==> flow/design.v <==
`timescale 1ns / 1ps
module D_flipflop(
    input D,
    input clk,
    input en,
    input reset,
	 output reg Q
    );
always @ (posedge clk or negedge reset)
if (!reset)
Q <= 1'b0;
else if (en)
Q <= D;
endmodule
`timescale 1ns / 1ps
module Debouncing(
    input In,
    input clk,
    input en,
	 input rst,
    output X
    );
	 wire temp1,temp2,temp3;
D_flipflop ONE(In,clk,en,rst,temp1),
			  TWO(temp1,clk,en,rst,temp2),
			  Three(temp2,clk,en,rst,temp3);
assign X= temp1 && temp2 && temp3 ;
endmodule
`timescale 1ns / 1ps
module Rising_Edge_Detector(
input LEVEL,
input clk,
input en,
input rst,
output Z
    );
reg [1:0] state, nextState;
parameter ONE=2'b00, ZERO=2'b01, EDGE=2'b10, X = 2'b11 ;
always @ (LEVEL or state)  begin
 case (state)
 ONE: if (LEVEL) nextState = ONE;
	else nextState = ZERO;
 ZERO: if (LEVEL) nextState = EDGE;
	else nextState = ZERO;
 EDGE: if (LEVEL) nextState = ONE;
	else nextState = ZERO;
 default:
	nextState = X;
 endcase
 end
always @ (posedge clk or negedge rst) begin
 if(!rst) state <= ZERO;
 else if (en) state <= nextState;
end
assign Z = (state == EDGE);
endmodule
`timescale 1ns / 1ps
module ClockDivider( clk, tick, rst);
	input clk,rst;
	output tick;
	reg out;
	integer i;
	assign tick = (i >= 3) && !out;
	always@(posedge clk or negedge rst) begin
		if(!rst) begin
			i <= 0;
			out <= 1'b0;
		end
		else begin
				if(i<3)
					i <= i+1;
				else begin
					out <= !out;
					i <= 0;
				end
			end
	end
endmodule
`timescale 1ns / 1ps
module UpCounter_SyncReset(clk, en, rst, Q);
input clk, en, rst;
output reg [1:0] Q;
always @ (posedge clk or negedge rst) begin
	if(!rst)
		Q<=2'b00;  
	else if (en) begin
		if(Q == 2'b11)
			Q<=2'b00;
		else
			Q<=Q+1'b1;
			end
end
endmodule
`timescale 1ns / 1ps
module dec(
	input [5:0] sec,
	input [3:0] min2,
	input [3:0] min1,
	input [3:0] H2,
	input [2:0] H1,
	input condition,
	input [3:0] Amin2,
	input [3:0] Amin1,
	input [3:0] AH2,
	input [1:0] AH1,
	input clk,
	input tick,
	input reset,
	output reg [6:0] out,
	output reg [3:0]selector
	);
	reg [6:0] out_min2;
	reg [6:0] out_min1;
	reg [6:0] out_H2;
	reg [6:0] out_H1;
	reg [6:0] out_Amin2;
	reg [6:0] out_Amin1;
	reg [6:0] out_AH2;
	reg [6:0] out_AH1;
always @ (*)
begin
	 case (min2)
			4'b0000: out_min2=7'b0000001;  
			4'b0001: out_min2=7'b1001111;  
			4'b0010: out_min2=7'b0010010;
			4'b0011: out_min2=7'b0000110; 
			4'b0100: out_min2=7'b1001100; 
			4'b0101: out_min2=7'b0100100;
			4'b0110: out_min2=7'b0100000;  
			4'b0111: out_min2=7'b0001111; 
			4'b1000: out_min2=7'b0000000; 
			4'b1001: out_min2=7'b0000100;
			4'b1010: out_min2=7'b0001000;  
			4'b1111: out_min2=7'b1101010;  
			default: out_min2=7'b1111111;  
		endcase
case (min1)
			4'b0000: out_min1=7'b0000001;  
			4'b0001: out_min1=7'b1001111;  
			4'b0010: out_min1=7'b0010010;
			4'b0011: out_min1=7'b0000110; 
			4'b0100: out_min1=7'b1001100; 
			4'b0101: out_min1=7'b0100100;
			4'b0110: out_min1=7'b0100000;  
			4'b0111: out_min1=7'b0001111; 
			4'b1000: out_min1=7'b0000000; 
			4'b1001: out_min1=7'b0000100;
			4'b1010: out_min1=7'b1110000;  
			4'b1111: out_min1=7'b0001000;  
			default: out_min1=7'b1111111;  
		endcase
		case (H2)
			4'b0000: out_H2=7'b0000001;  
			4'b0001: out_H2=7'b1001111;  
			4'b0010: out_H2=7'b0010010;
			4'b0011: out_H2=7'b0000110; 
			4'b0100: out_H2=7'b1001100; 
			4'b0101: out_H2=7'b0100100;
			4'b0110: out_H2=7'b0100000;  
			4'b0111: out_H2=7'b0001111; 
			4'b1000: out_H2=7'b0000000; 
			4'b1001: out_H2=7'b0000100; 
			4'b1010: out_H2=7'b0010000;  
			4'b1111: out_H2=7'b1110001;  
			default: out_H2=7'b1111111;  
		endcase
		case (H1)
			3'b000: out_H1=7'b0000001;  
			3'b001: out_H1=7'b1001111;  
			3'b010: out_H1=7'b0010010;
			3'b011: out_H1=7'b0100100;		 
			3'b111: out_H1=7'b0001000;		 
			default: out_H1=7'b1111111;  
		endcase
case (Amin2)
			4'b0000: out_Amin2=7'b0000001;  
			4'b0001: out_Amin2=7'b1001111;  
			4'b0010: out_Amin2=7'b0010010;
			4'b0011: out_Amin2=7'b0000110; 
			4'b0100: out_Amin2=7'b1001100; 
			4'b0101: out_Amin2=7'b0100100;
			4'b0110: out_Amin2=7'b0100000;  
			4'b0111: out_Amin2=7'b0001111; 
			4'b1000: out_Amin2=7'b0000000; 
			4'b1001: out_Amin2=7'b0000100;
			default: out_Amin2=7'b1111111;  
		endcase
case (Amin1)
			4'b0000: out_Amin1=7'b0000001;  
			4'b0001: out_Amin1=7'b1001111;  
			4'b0010: out_Amin1=7'b0010010;
			4'b0011: out_Amin1=7'b0000110; 
			4'b0100: out_Amin1=7'b1001100; 
			4'b0101: out_Amin1=7'b0100100;
			4'b0110: out_Amin1=7'b0100000;  
			4'b0111: out_Amin1=7'b0001111; 
			4'b1000: out_Amin1=7'b0000000; 
			4'b1001: out_Amin1=7'b0000100;
			default: out_Amin1=7'b1111111;  
		endcase
		case (AH2)
			4'b0000: out_AH2=7'b0000001;  
			4'b0001: out_AH2=7'b1001111;  
			4'b0010: out_AH2=7'b0010010;
			4'b0011: out_AH2=7'b0000110; 
			4'b0100: out_AH2=7'b1001100; 
			4'b0101: out_AH2=7'b0100100;
			4'b0110: out_AH2=7'b0100000;  
			4'b0111: out_AH2=7'b0001111; 
			4'b1000: out_AH2=7'b0000000; 
			4'b1001: out_AH2=7'b0000100; 
			default: out_AH2=7'b1111111;  
		endcase
		case (AH1)
			2'b00: out_AH1=7'b0000001;  
			2'b01: out_AH1=7'b1001111;  
			2'b10: out_AH1=7'b0010010;	
			default: out_AH1=7'b1111111;  
		endcase
end
wire [1:0] kk;
UpCounter_SyncReset clock_only(clk,tick,reset,kk);
always @(*)
if(condition==1'b1)
	case(kk) 
	2'b00:begin selector= 4'b1110; out=out_Amin2; end
	2'b01:begin selector= 4'b1101; out=out_Amin1; end
	2'b10:begin selector= 4'b1011; out=out_AH2; end
	2'b11:begin selector= 4'b0111; out=out_AH1; end
	endcase	
else
	case(kk) 
	2'b00:begin selector= 4'b1110; out=out_min2; end
	2'b01:begin selector= 4'b1101; out=out_min1; end
	2'b10:begin selector= 4'b1011; out=out_H2; end
	2'b11:begin selector= 4'b0111; out=out_H1; end
	endcase
endmodule
`timescale 1ns / 1ps
module clk1 (
	input clk,
	input rst,
	input clr,
	output rise,
	output reg out);
	integer i;
	assign rise = !clr && (i >= 5) && !out;
	always@(posedge clk or negedge rst) begin
		if(!rst) begin
			i <= 0;
			out <= 1'b0;
		end
		else if(clr) begin
			i <= 0;
			out <= 1'b0;
		end
		else begin
				if(i<5)
					i <= i+1;
				else begin
					out <= !out;
					i <= 0;
				end
			end
	end
endmodule
`timescale 1ns / 1ps
module clk2 (
	input clk,
	input rst,
	input clr,
	output rise,
	output reg out);
	integer i;
	assign rise = !clr && (i >= 799) && !out;
	always@(posedge clk or negedge rst) begin
		if(!rst) begin
			i <= 0;
			out <= 1'b0;
		end
		else if(clr) begin
			i <= 0;
			out <= 1'b0;
		end
		else begin
				if(i<799)
					i <= i+1;
				else begin
					out <= !out;
					i <= 0;
				end
			end
	end
endmodule
`timescale 1ns / 1ps
module clk3 (
	input clk,
	input rst,
	input clr,
	output rise,
	output reg out);
	integer i;
	assign rise = !clr && (i >= 24) && !out;
	always@(posedge clk or negedge rst) begin
		if(!rst) begin
			i <= 0;
			out <= 1'b0;
		end
		else if(clr) begin
			i <= 0;
			out <= 1'b0;
		end
		else begin
				if(i<24)
					i <= i+1;
				else begin
					out <= !out;
					i <= 0;
				end
			end
	end
endmodule
`timescale 1ns / 1ps
module I2s(
	 input CLK,
	 input rst,
	 input enable,
	 output S_CLK,
	 output LR_CLK,
	 output M_CLK,
	 output reg Sin
    );
wire [15:0] data= 16'b1101101101101110;
wire clk1,clk2,clk3;
wire rise1,rise2,rise3;
clk1  five_hundred_500KHz	 (CLK,rst,!enable,rise1,clk1);
clk2  four_4KHz			 	 (CLK,rst,!enable,rise2,clk2);
clk3 thirty_two_times_128KHz(CLK,rst,!enable,rise3,clk3);
assign M_CLK = clk1;
assign LR_CLK = clk2;
assign S_CLK = clk3;
integer i;
always @(posedge CLK or negedge rst)
begin
	if (!rst)
		begin
		i <=0;
		Sin <= 1'b0;
		end
	else if (!enable)
		begin
		i <=0;
		Sin <= 1'b0;
		end
	else if (rise3)
		begin
		Sin<=data[i[3:0]];
		i <= i+1;
		end
end
endmodule
`timescale 1ns / 1ps
module digital_loc(
    input key_a,
    input key_b,
    input key_c,
    input key_d,
    input reset,
	 input clk,
    output [6:0] postion_state,
	 output  [3:0] x,
	 output reg [1:0] Led2,
	 output  [3:0] selector,
	 output reg dot,
	 output S_CLK,
	 output LR_CLK,
	 output M_CLK,
	 output  Sin
    );
	  wire tick;
	 reg [3:0] min2; reg[3:0] min1; reg[2:0] H1; reg [3:0] H2;
	 reg [3:0] A_min2; reg [3:0] A_min1; reg [1:0] A_H1; reg [3:0] A_H2;
	 reg [5:0] sec;
	 ClockDivider twohundredHZ(clk, tick, reset);
	 wire tempa, tempb, tempc, tempd;
	 Debouncing a(key_a,clk,tick,reset,tempa),
					b(key_b,clk,tick,reset,tempb),
					c(key_c,clk,tick,reset,tempc),
					d(key_d,clk,tick,reset,tempd);
	 wire tempAA,tempBB,tempCC,tempDD;
	Rising_Edge_Detector		AA(tempa,clk,tick,reset,tempAA),
									BB(tempb,clk,tick,reset,tempBB),
									CC(tempc,clk,tick,reset,tempCC),
									DD(tempd,clk,tick,reset,tempDD);
integer interal_counter;
reg alarm_sound;
reg [20:0] old_value;
reg condition_alarm;
 reg [3:0] state, nextState;
parameter state_Clock=4'b0001        ,state_Adjust_min2= 4'b0010;
parameter state_Adjust_min1= 4'b0011 ,state_Adjust_H2= 4'b0100;
parameter state_Adjust_H1= 4'b0101   ,state_Adjust_Amin2= 4'b0110;
parameter state_Adjust_Amin1= 4'b0111,state_Adjust_AH2= 4'b1000;
parameter state_Adjust_AH1= 4'b1001  ,state_Pause=4'b1010;
parameter state_Stop_A= 4'b1011      , state_Adjust_X=4'b1111;
assign x = state;
always @(*)
	condition_alarm = (state == state_Adjust_Amin2) || (state == state_Adjust_Amin1) ||
	                  (state == state_Adjust_AH2)   || (state == state_Adjust_AH1);
always @ (*)
if(!tempAA && !tempBB   )
	nextState=state;
else
 case (state)
	state_Clock: begin if(tempAA) nextState = state_Adjust_min2;
	else if(tempBB) nextState =state_Pause;
	else  nextState = state_Clock; end
	state_Pause: begin if(tempBB) nextState=state_Clock;
	else nextState=state_Pause; end
	state_Adjust_min2: begin if(tempAA) nextState= state_Adjust_min1;
	else nextState= state_Clock; end
	state_Adjust_min1: begin if(tempAA) nextState= state_Adjust_H2;
	else nextState= state_Clock; end
	state_Adjust_H2: begin if(tempAA) nextState= state_Adjust_H1;
	else nextState= state_Clock; end
	state_Adjust_H1: begin if(tempAA) nextState= state_Adjust_Amin2;
	else nextState= state_Clock; end
	state_Adjust_Amin2: begin if(tempAA) nextState= state_Adjust_Amin1;
	else nextState= state_Clock; end
	state_Adjust_Amin1: begin if(tempAA) nextState= state_Adjust_AH2;
	else nextState= state_Clock; end
	state_Adjust_AH2:begin if(tempAA) nextState= state_Adjust_AH1;
	else nextState= state_Clock; end
	state_Adjust_AH1:begin if(tempAA) nextState= state_Adjust_min2;
	else nextState= state_Clock; end
 default: nextState = state_Adjust_X;
 endcase
always @ (posedge clk or negedge reset)
begin
	if(!reset)
		state <= state_Clock;
	else if(tick)
		state <= nextState;
end
always @(posedge clk or negedge reset)
	if(!reset )
			begin
				min2<=0;
				min1<=0;
				H1 <=0;
				H2 <=0;
				sec<=0;
				A_min2<=0;
				A_min1<=4'b0000;
				A_H1 <=0;
				A_H2 <=0;
				Led2<=2'b00;
				alarm_sound<=0;
				interal_counter<=0;
				dot<=0;
				old_value<=21'b0;
			end
else if(tick) begin
if(interal_counter<199)
					interal_counter<=interal_counter+1;
else begin
							interal_counter<=0;
							dot<=!dot;
if(state == state_Pause) begin min2<=min2; min1<=min1; H1<=H1; H2<=H2; dot<=0; end   
else if(Led2==2'b11)
							begin
							Led2<=2'b00; alarm_sound<=0; sec<=old_value[5:0];
							min2<=old_value[9:6]; min1<= old_value[13:10]; H2<= old_value[17:14]; H1<= old_value[20:18];
							old_value <=21'b000000000000000000000;
							end
else begin
							if(sec == 6'b111011)
								begin
								sec <= 6'b000000;
								if(min2==4'b1001)
									begin
									min2<=4'b0000;
									if(min1==4'b0101)
										begin
										min1<=4'b0000;
										if( (H1==3'b010) && (H2==4'b0011) )
											begin H1<=3'b000; H2<=4'b0000; end
										else if(H2==4'b1001)
											begin H2<=4'b0000; H1<=H1+1'b1; end
										else
											H2<=H2+1'b1;
										end
									else
										min1<=min1+1'b1;
									end
								else
									min2<=min2+1'b1;
								end
							else
								sec <= sec+1'b1;
							if( (H1==A_H1) && (H2==A_H2) && (min1==A_min1) && (min2==A_min2) && (sec==6'b000000))
								begin
								Led2<=2'b11; alarm_sound<=1;
								old_value <={H1,H2,min1,min2,(sec+1'b1)};
								min2<= 4'b1111; min1<= 4'b1111; H2<= 4'b1111; H1<= 3'b111;
								end
		end
		end
if((state != state_Clock) && (state != state_Pause))
		begin
		dot<=0;
		begin min2<=min2; min1<=min1; H1<=H1; H2<=H2; end
		 if((tempCC==1) && (state == state_Adjust_min2))
			if(min2==4'b1001)
					min2 <= 4'b0000;
			else	min2<=min2+1'b1;
	else if((tempCC==1) && (state == state_Adjust_min1))
			if(min1==4'b0101)
					min1 <= 4'b0000;
			else	min1<=min1+1'b1;
	else if((tempCC==1) && (state == state_Adjust_H2))
			if( H2==4'b1001)
					H2<=4'b0000;
			else
					H2<=H2+1'b1;
	else if((tempCC==1) && (state == state_Adjust_H1))
			if(H1==3'b010)
				H1<=3'b000;
			else	H1<=H1+1'b1;
	else if((tempCC==1) && (state == state_Adjust_Amin2))
			begin
			if(A_min2==4'b1001)
					A_min2 <= 4'b0000;
			else	A_min2<= A_min2+1'b1;
			end
	else if((tempCC==1) && (state == state_Adjust_Amin1))
			begin
			if(A_min1==4'b0101)
					A_min1 <= 4'b0000;
			else	A_min1<=A_min1+1'b1;
			end
	else if((tempCC==1) && (state == state_Adjust_AH2))
			begin
			if( A_H2==4'b1001)
					A_H2<=4'b0000;
			else
					A_H2<=A_H2+1'b1;
			end
	else if((tempCC==1) && (state == state_Adjust_AH1))
			begin
			if(A_H1==2'b10)
				A_H1<=2'b00;
			else	A_H1<=A_H1+1'b1;
			end
if((tempDD==1) && (state == state_Adjust_min2))
			if( min2==0)
					min2<= 4'b1001;
			else
					min2<=min2-1'b1;
	else if((tempDD==1) && (state == state_Adjust_min1))
			if(min1==0)
				min1 <= 4'b0101;
			else
				min1<=min1-1'b1;
	else if((tempDD==1) && (state == state_Adjust_H2))
			if( H2==0)
				H2<=4'b1001;
			else
				H2<=H2-1'b1;
	else if((tempDD==1) && (state == state_Adjust_H1))
			if (H1==0)
				H1 <= 3'b010;
			else
				H1 <= H1-1'b1;
	else if((tempDD==1) && (state == state_Adjust_Amin2))
			begin
			if( A_min2==0)
					A_min2<= 4'b1001;
			else
					A_min2<=A_min2-1'b1;
			end
	else if((tempDD==1) && (state == state_Adjust_Amin1))
			begin
			if(A_min1==0)
				A_min1 <= 4'b0101;
			else
				A_min1<=A_min1-1'b1;
			end
	else if((tempDD==1) && (state == state_Adjust_AH2))
			begin
			if( A_H2==0)
				A_H2<=4'b1001;
			else
				A_H2<=A_H2-1'b1;
			end
	else if((tempDD==1) && (state == state_Adjust_AH1))
			begin
			if (A_H1==0)
				A_H1 <= 2'b10;
			else
				A_H1 <= A_H1-1'b1;
			end
end
end
I2s sound(clk,reset,alarm_sound,S_CLK,LR_CLK,M_CLK,Sin);
dec print_satus(sec,min2,min1,H2,H1,condition_alarm,A_min2, A_min1, A_H2,A_H1,clk,tick,reset, postion_state,selector);
endmodule
; ---- Step by step through the tools: digital_loc
; Module digital_loc before and after one edit of its RTL, step after step.
; Lines under "before" count in the file above, lines under "after" in the edited file.
; "change" is "after" less "before", of the values as shown; "change_rel_pct" is that difference over "before", in percent.
; Library cell names are shortened.
; The mark -- stands for no value.
[setup]
top = digital_loc
clk_port = clk
lib = sky130hd
pvt_corner = tt_025C_1v80

; ---- Edit of the RTL
; The edit as a unified diff against the file above.
; A script made this edit; it was not meant as an optimisation.
; begin of diff
@@ -530,5 +530,5 @@
 	else if((tempCC==1) && (state == state_Adjust_Amin2))
 			begin
-			if(A_min2==4'b1001)
+			if(A_min2>=4'b1001)
 					A_min2 <= 4'b0000;
 			else	A_min2<= A_min2+1'b1;
; end of diff

; ---- After elaboration
; Yosys after proc, flatten, opt, wreduce and memory -nomap, before mapping. Memory bits, and registers merged into a memory's read port (data or address), are not among the register bits. Print and check cells are not counted. Equal cells are merged and count once.
; Yosys's memory passes give these memory sizes; they may raise the number of words (mostly to a power of two), join words into wider ones and drop unused or constant bits.
[classes]
columns = element, before, after, change, change_rel_pct
row1 = add_sub_neg, 24, 24, 0, 0.00
row2 = mul, 0, 0, 0, --
row3 = div_mod_pow, 0, 0, 0, --
row4 = n_cmp, 7, 8, 1, 14.29
row5 = eq_ne, 49, 48, -1, -2.04
row6 = shifts, 1, 1, 0, 0.00
row7 = mux, 180, 180, 0, 0.00
row8 = bitwise, 3, 3, 0, 0.00
row9 = n_reduce_logical, 76, 76, 0, 0.00
[ops]
columns = cell, before, after, change, change_rel_pct
row1 = equality test 4 bit (second input constant), 7, 6, -1, -14.29
row2 = >= comparator 4 bit (second input constant), 0, 1, 1, --
; Unchanged operator kinds not shown: 64.
[bits]
columns = element, before, after, change, change_rel_pct
row1 = reg_bits, 283, 283, 0, 0.00
row2 = latchBits, 0, 0, 0, --
row3 = ram_bits, 0, 0, 0, --
row4 = romBits, 672, 672, 0, 0.00
row5 = clocked_rd_ports_x_width, 0, 0, 0, --
row6 = memories, 6, 6, 0, 0.00
row7 = in_bits, 6, 6, 0, 0.00
row8 = out_inout_bits, 22, 22, 0, 0.00
row9 = wordCells, 388, 388, 0, 0.00
[mem_list]
columns = element, before, after
row1 = mem_shapes, 16 x 7 bit 1R0W; 16 x 7 bit 1R0W; 16 x 7 bit 1R0W; 16 x 7 bit 1R0W; 16 x 7 bit 1R0W; 16 x 7 bit 1R0W, 16 x 7 bit 1R0W; 16 x 7 bit 1R0W; 16 x 7 bit 1R0W; 16 x 7 bit 1R0W; 16 x 7 bit 1R0W; 16 x 7 bit 1R0W

; ---- Logic depth
; Yosys ltp: most cells in a row. Word level: on the elaborated netlist, between registers, memories and ports. Mapped: between sequential cells and ports; inverters and the memories' decode and read muxes count.
[depth]
columns = element, before, after, change, change_rel_pct
row1 = ltp_word, 18, 18, 0, 0.00
row2 = abc_area, 0, 0, --, --
row3 = depth_mapped, 9, 9, 0, 0.00

; ---- Synthesis result
; Yosys stat after the flow's synthesis: flattened, memories mapped to cells. It holds for the ABC_AREA given above (unset counts as 0); a run with the other value may have another netlist.
[types]
columns = cell_type, before, after, change, change_rel_pct
row1 = o21ai_0, 109, 131, 22, 20.18
row2 = nor3_1, 49, 34, -15, -30.61
row3 = o41ai_1, 2, 15, 13, 650.00
row4 = a21oi_1, 89, 100, 11, 12.36
row5 = inv_1, 85, 76, -9, -10.59
row6 = mux2_2, 18, 9, -9, -50.00
row7 = nand4_1, 37, 45, 8, 21.62
row8 = o22ai_1, 8, 16, 8, 100.00
row9 = nor2_1, 238, 231, -7, -2.94
row10 = nand2_1, 185, 178, -7, -3.78
row11 = mux2i_1, 23, 16, -7, -30.43
row12 = a31oi_1, 10, 16, 6, 60.00
row13 = o221ai_1, 4, 10, 6, 150.00
row14 = nor3b_1, 7, 2, -5, -71.43
row15 = xnor2_1, 72, 68, -4, -5.56
row16 = nand2b_1, 15, 11, -4, -26.67
row17 = a211oi_1, 7, 3, -4, -57.14
row18 = o21a_1, 7, 3, -4, -57.14
; Unchanged cell types not shown: 16.
; Not every row of either side is listed.
[synth_totals]
columns = element, before, after, change, change_rel_pct
row1 = stdcells, 1844, 1833, -11, -0.60
row2 = synth_area_um2, 16001.6, 15859.0, -142.6, -0.89
row3 = seqArea_um2, 6437.4, 6437.4, 0.0, 0.00
row4 = flip_flops, 257, 257, 0, 0.00
; By module: a second synthesis without flattening, with its own total; a netlist apart from the flattened one above.
[hier_totals]
columns = element, before, after, change, change_rel_pct
row1 = hier_cells, 1884, 1911, 27, 1.43
row2 = hier_area_um2, 16719.8, 16986.3, 266.5, 1.59
; Each row is one instance without its submodules.
[modules_before]
columns = module, instances, n_cells, mod_area_um2, mod_seq_area_um2
row1 = digital_loc, 1, 750, 6351.1, 2353.5
row2 = clk1, 1, 192, 1838.0, 825.8
row3 = clk3, 1, 189, 1814.2, 825.8
row4 = dec, 1, 268, 1805.5, 0.0
row5 = ClockDivider, 1, 183, 1774.2, 825.8
row6 = clk2, 1, 193, 1769.2, 825.8
row7 = D_flipflop, 12, 2, 40.0, 25.0
row8 = Rising_Edge_Detector, 4, 12, 120.1, 76.3
row9 = I2s, 1, 27, 292.8, 125.1
row10 = UpCounter_SyncReset, 1, 6, 88.8, 50.0
row11 = Debouncing, 4, 1, 6.3, 0.0
[modules_after]
columns = module, instances, n_cells, mod_area_um2, mod_seq_area_um2
row1 = digital_loc, 1, 774, 6572.6, 2353.5
row2 = dec, 1, 271, 1850.5, 0.0
row3 = clk1, 1, 192, 1838.0, 825.8
row4 = clk3, 1, 189, 1814.2, 825.8
row5 = ClockDivider, 1, 183, 1774.2, 825.8
row6 = clk2, 1, 193, 1769.2, 825.8
row7 = D_flipflop, 12, 2, 40.0, 25.0
row8 = Rising_Edge_Detector, 4, 12, 120.1, 76.3
row9 = I2s, 1, 27, 292.8, 125.1
row10 = UpCounter_SyncReset, 1, 6, 88.8, 50.0
row11 = Debouncing, 4, 1, 6.3, 0.0

; ---- Worst setup path after synthesis
; Source: OpenSTA report_checks on the synthesized netlist (no wires, ideal clock, input and output delay 20% of the period each), path of least setup slack; recovery checks are left aside. Register names are those of the netlist, which keeps one name where synthesis merged equal registers.
[synth_path]
columns = element, before, after, change, change_rel_pct
row1 = path_kind, flip-flop to output port, flip-flop to output port, --, --
row2 = start, register print_satus.clock_only.Q[1], register H1[0], --, --
row3 = end, output port postion_state[0], output port postion_state[0], --, --
row4 = period_ns, 10.0, 10.0, 0.0, 0.00
row5 = output_delay_ns, 2.000, 2.000, 0.000, 0.00
row6 = t_first_pin_ns, 0.000, 0.000, 0.000, --
row7 = t_arrival_ns, 1.921, 2.320, 0.399, 20.77
row8 = required_time_ns, 8.000, 8.000, 0.000, 0.00
row9 = path_slack_ns, 6.079, 5.680, -0.399, --
row10 = path_delay_ns, 1.921, 2.320, 0.399, 20.77
row11 = driving_pins, 10, 10, 0, 0.00
row12 = path_buffers, 1, 1, 0, 0.00
row13 = period_less_setup_slack_ns, 3.921, 4.32, 0.399, 10.18
; "path_delay_ns" = arrival - input delay + setup time.
; A path that ends at an output port has no setup time.
; "driving_pins" counts driving pins, that of a launching flip-flop among them; a cell with two outputs on the path counts twice.
; "period_less_setup_slack_ns" = period - worst setup slack (recovery checks aside). The figure is calculated, with input and output delays left at 20% of the set period.
; The rows between start and end are the longest chain of elaborated cells between them; the timing report does not say that the signal goes this way. Where chains are equally long, one stands for them.
; Each line given opens the expression or statement behind the cell; cells for indexed reads and writes are added by Yosys, which also makes memories of some case tables.
; At most two assigning lines are given for a register; there are more.
[synth_between_before]
path_cell_list = dfrtp_1 > inv_1 > ha_1 > clkbuf_1 > inv_1 > a21oi_1 > o21ai_0 > o211a_1 > mux4_2 > inv_1
elab_chain_cells = 3
cells_between = 7
classes_between = eq/ne (3); mux (3); reduce/logical (1)
[synth_lines_before]
columns = element, line
row1 = start: declaration, 82  ; output reg [1:0] Q;
row2 = start: assignment, 85  ; Q<=2'b00;
row3 = start: assignment, 90  ; Q<=Q+1'b1;
row4 = equality test 2 bit, 232  ; case(kk)
row5 = case mux 7 bit (select 4 bit), 232
row6 = two-way mux 7 bit, 224  ; if(condition==1'b1)
row7 = end: declaration, 370  ; output [6:0] postion_state,
[synth_between_after]
path_cell_list = dfrtp_1 > clkbuf_1 > inv_1 > ha_1 > or3_1 > a21oi_1 > o21bai_1 > a222oi_1 > mux4_2 > inv_1
elab_chain_cells = 4
cells_between = 8
classes_between = eq/ne (4); mux (3); reduce/logical (1)
[synth_lines_after]
columns = element, line
row1 = start: declaration, 381  ; reg [3:0] min2; reg[3:0] min1; reg[2:0] H1; reg [3:0] H2;
row2 = start: assignment, 473  ; min2<=old_value[9:6]; min1<= old_value[13:10]; H2<= old_value[17:14]; H1<= old_value[20:18];
row3 = start: assignment, 529  ; else H1<=H1+1'b1;
row4 = equality test 3 bit, 167  ; case (H1)
row5 = case mux 7 bit (select 5 bit), 167
row6 = case mux 7 bit (select 4 bit), 232  ; case(kk)
row7 = two-way mux 7 bit, 224  ; if(condition==1'b1)
row8 = end: declaration, 370  ; output [6:0] postion_state,

; ---- Worst path after layout
; From the final timing report of the runs of pair 1: the path of least setup slack in the routed layout; clock arrival at registers is part of the times.
[layout_path]
columns = element, before, after, change, change_rel_pct
row1 = path_kind, flip-flop to output port, flip-flop to output port, --, --
row2 = start, register H1[0], register H1[0], --, --
row3 = end, output port postion_state[0], output port postion_state[0], --, --
row4 = period_ns, 10.0, 10.0, 0.0, 0.00
row5 = output_delay_ns, 2.00, 2.00, 0.00, 0.00
row6 = t_first_pin_ns, 0.58, 0.56, -0.02, -3.45
row7 = t_arrival_ns, 3.24, 3.59, 0.35, 10.80
row8 = required_time_ns, 8.00, 8.00, 0.00, 0.00
row9 = path_slack_ns, 4.76, 4.41, -0.35, --
row10 = driving_pins, 9, 10, 1, 11.11
row11 = path_buffers, 1, 1, 0, 0.00
; The rows between start and end are the longest chain of elaborated cells between them; the timing report does not say that the signal goes this way. Where chains are equally long, one stands for them.
; At most two assigning lines are given for a register; there are more.
[layout_between_before]
path_cell_list = dfrtp_1 > inv_1 > ha_1 > nor2b_1 > o22ai_1 > a222oi_1 > mux4_2 > inv_1 > clkdlybuf4s50_1
elab_chain_cells = 4
cells_between = 8
classes_between = eq/ne (4); mux (3); reduce/logical (1)
[layout_lines_before]
columns = element, line
row1 = start: declaration, 381  ; reg [3:0] min2; reg[3:0] min1; reg[2:0] H1; reg [3:0] H2;
row2 = start: assignment, 473  ; min2<=old_value[9:6]; min1<= old_value[13:10]; H2<= old_value[17:14]; H1<= old_value[20:18];
row3 = start: assignment, 529  ; else H1<=H1+1'b1;
row4 = equality test 3 bit, 167  ; case (H1)
row5 = case mux 7 bit (select 5 bit), 167
row6 = case mux 7 bit (select 4 bit), 232  ; case(kk)
row7 = two-way mux 7 bit, 224  ; if(condition==1'b1)
row8 = end: declaration, 370  ; output [6:0] postion_state,
[layout_between_after]
path_cell_list = dfrtp_1 > inv_1 > ha_1 > or3_1 > a21oi_1 > o21bai_1 > a222oi_1 > mux4_2 > inv_1 > clkdlybuf4s50_1
elab_chain_cells = 4
cells_between = 8
classes_between = eq/ne (4); mux (3); reduce/logical (1)
[layout_lines_after]
columns = element, line
row1 = start: declaration, 381  ; reg [3:0] min2; reg[3:0] min1; reg[2:0] H1; reg [3:0] H2;
row2 = start: assignment, 473  ; min2<=old_value[9:6]; min1<= old_value[13:10]; H2<= old_value[17:14]; H1<= old_value[20:18];
row3 = start: assignment, 529  ; else H1<=H1+1'b1;
row4 = equality test 3 bit, 167  ; case (H1)
row5 = case mux 7 bit (select 5 bit), 167
row6 = case mux 7 bit (select 4 bit), 232  ; case(kk)
row7 = two-way mux 7 bit, 224  ; if(condition==1'b1)
row8 = end: declaration, 370  ; output [6:0] postion_state,

; ---- Layout results
; Runs of the flow (Yosys, OpenROAD) on both versions; the two runs of a pair have the same settings. The constraints put input and output delay at 20% of the set period each and load the outputs with 0.01 pF.
[settings_pair_1]
CORE_UTILIZATION = 40
period_ns = 10.0
CAP_MARGIN = 20
CORE_MARGIN = 2
SLEW_MARGIN = 20
[measured_pair_1]
columns = element, before, after, change, change_rel_pct
row1 = synthArea_um2, 16001.6, 15859.0, -142.6, -0.89
row2 = design.die.area_um2, 41620.1, 41255.7, -364.4, -0.88
row3 = final_stdcell_area_um2, 17728.3, 17508.0, -220.3, -1.24
row4 = fin_util_pct, 44.7, 45.0, 0.3, --
row5 = ws_setup_ns, 4.756, 4.410, -0.346, --
row6 = tns_setup_ns, 0.000, 0.000, 0.000, --
row7 = worst_hold_slack_ns, 0.481, 0.479, -0.002, --
row8 = design_power_w, 0.002235, 0.002129, -0.000106, -4.74
row9 = achieved_clock_period_ns, 5.244, 5.590, 0.346, 6.60
[settings_pair_2]
CELL_PAD_IN_SITES_GLOBAL_PLACEMENT = 3
CORE_MARGIN = 2
CORE_UTILIZATION = 40
CTS_CLUSTER_DIAMETER = 32
GPL_TIMING_DRIVEN = 0
MIN_ROUTING_LAYER = met2
PLACE_DENSITY = 0.45
period_ns = 3.66
CAP_MARGIN = 20
SLEW_MARGIN = 20
[measured_pair_2]
columns = element, before, after, change, change_rel_pct
row1 = synthArea_um2, 16001.6, 15859.0, -142.6, -0.89
row2 = design.die.area_um2, 41620.1, 41255.7, -364.4, -0.88
row3 = final_stdcell_area_um2, 20134.3, 19597.5, -536.8, -2.67
row4 = fin_util_pct, 50.8, 50.4, -0.4, --
row5 = ws_setup_ns, 0.013, -0.037, -0.050, --
row6 = tns_setup_ns, 0.000, -0.039, -0.039, --
row7 = design_power_w, 0.009992, 0.009276, -0.000716, -7.17
row8 = achieved_clock_period_ns, 3.647, 3.697, 0.050, 1.37
; "achieved_clock_period_ns" = clock period - worst setup slack. The figure is calculated, with input and output delays left at 20% of the set period.
; "design_power_w" rests on the timing tool's default activity at the inputs, not on a simulated workload.
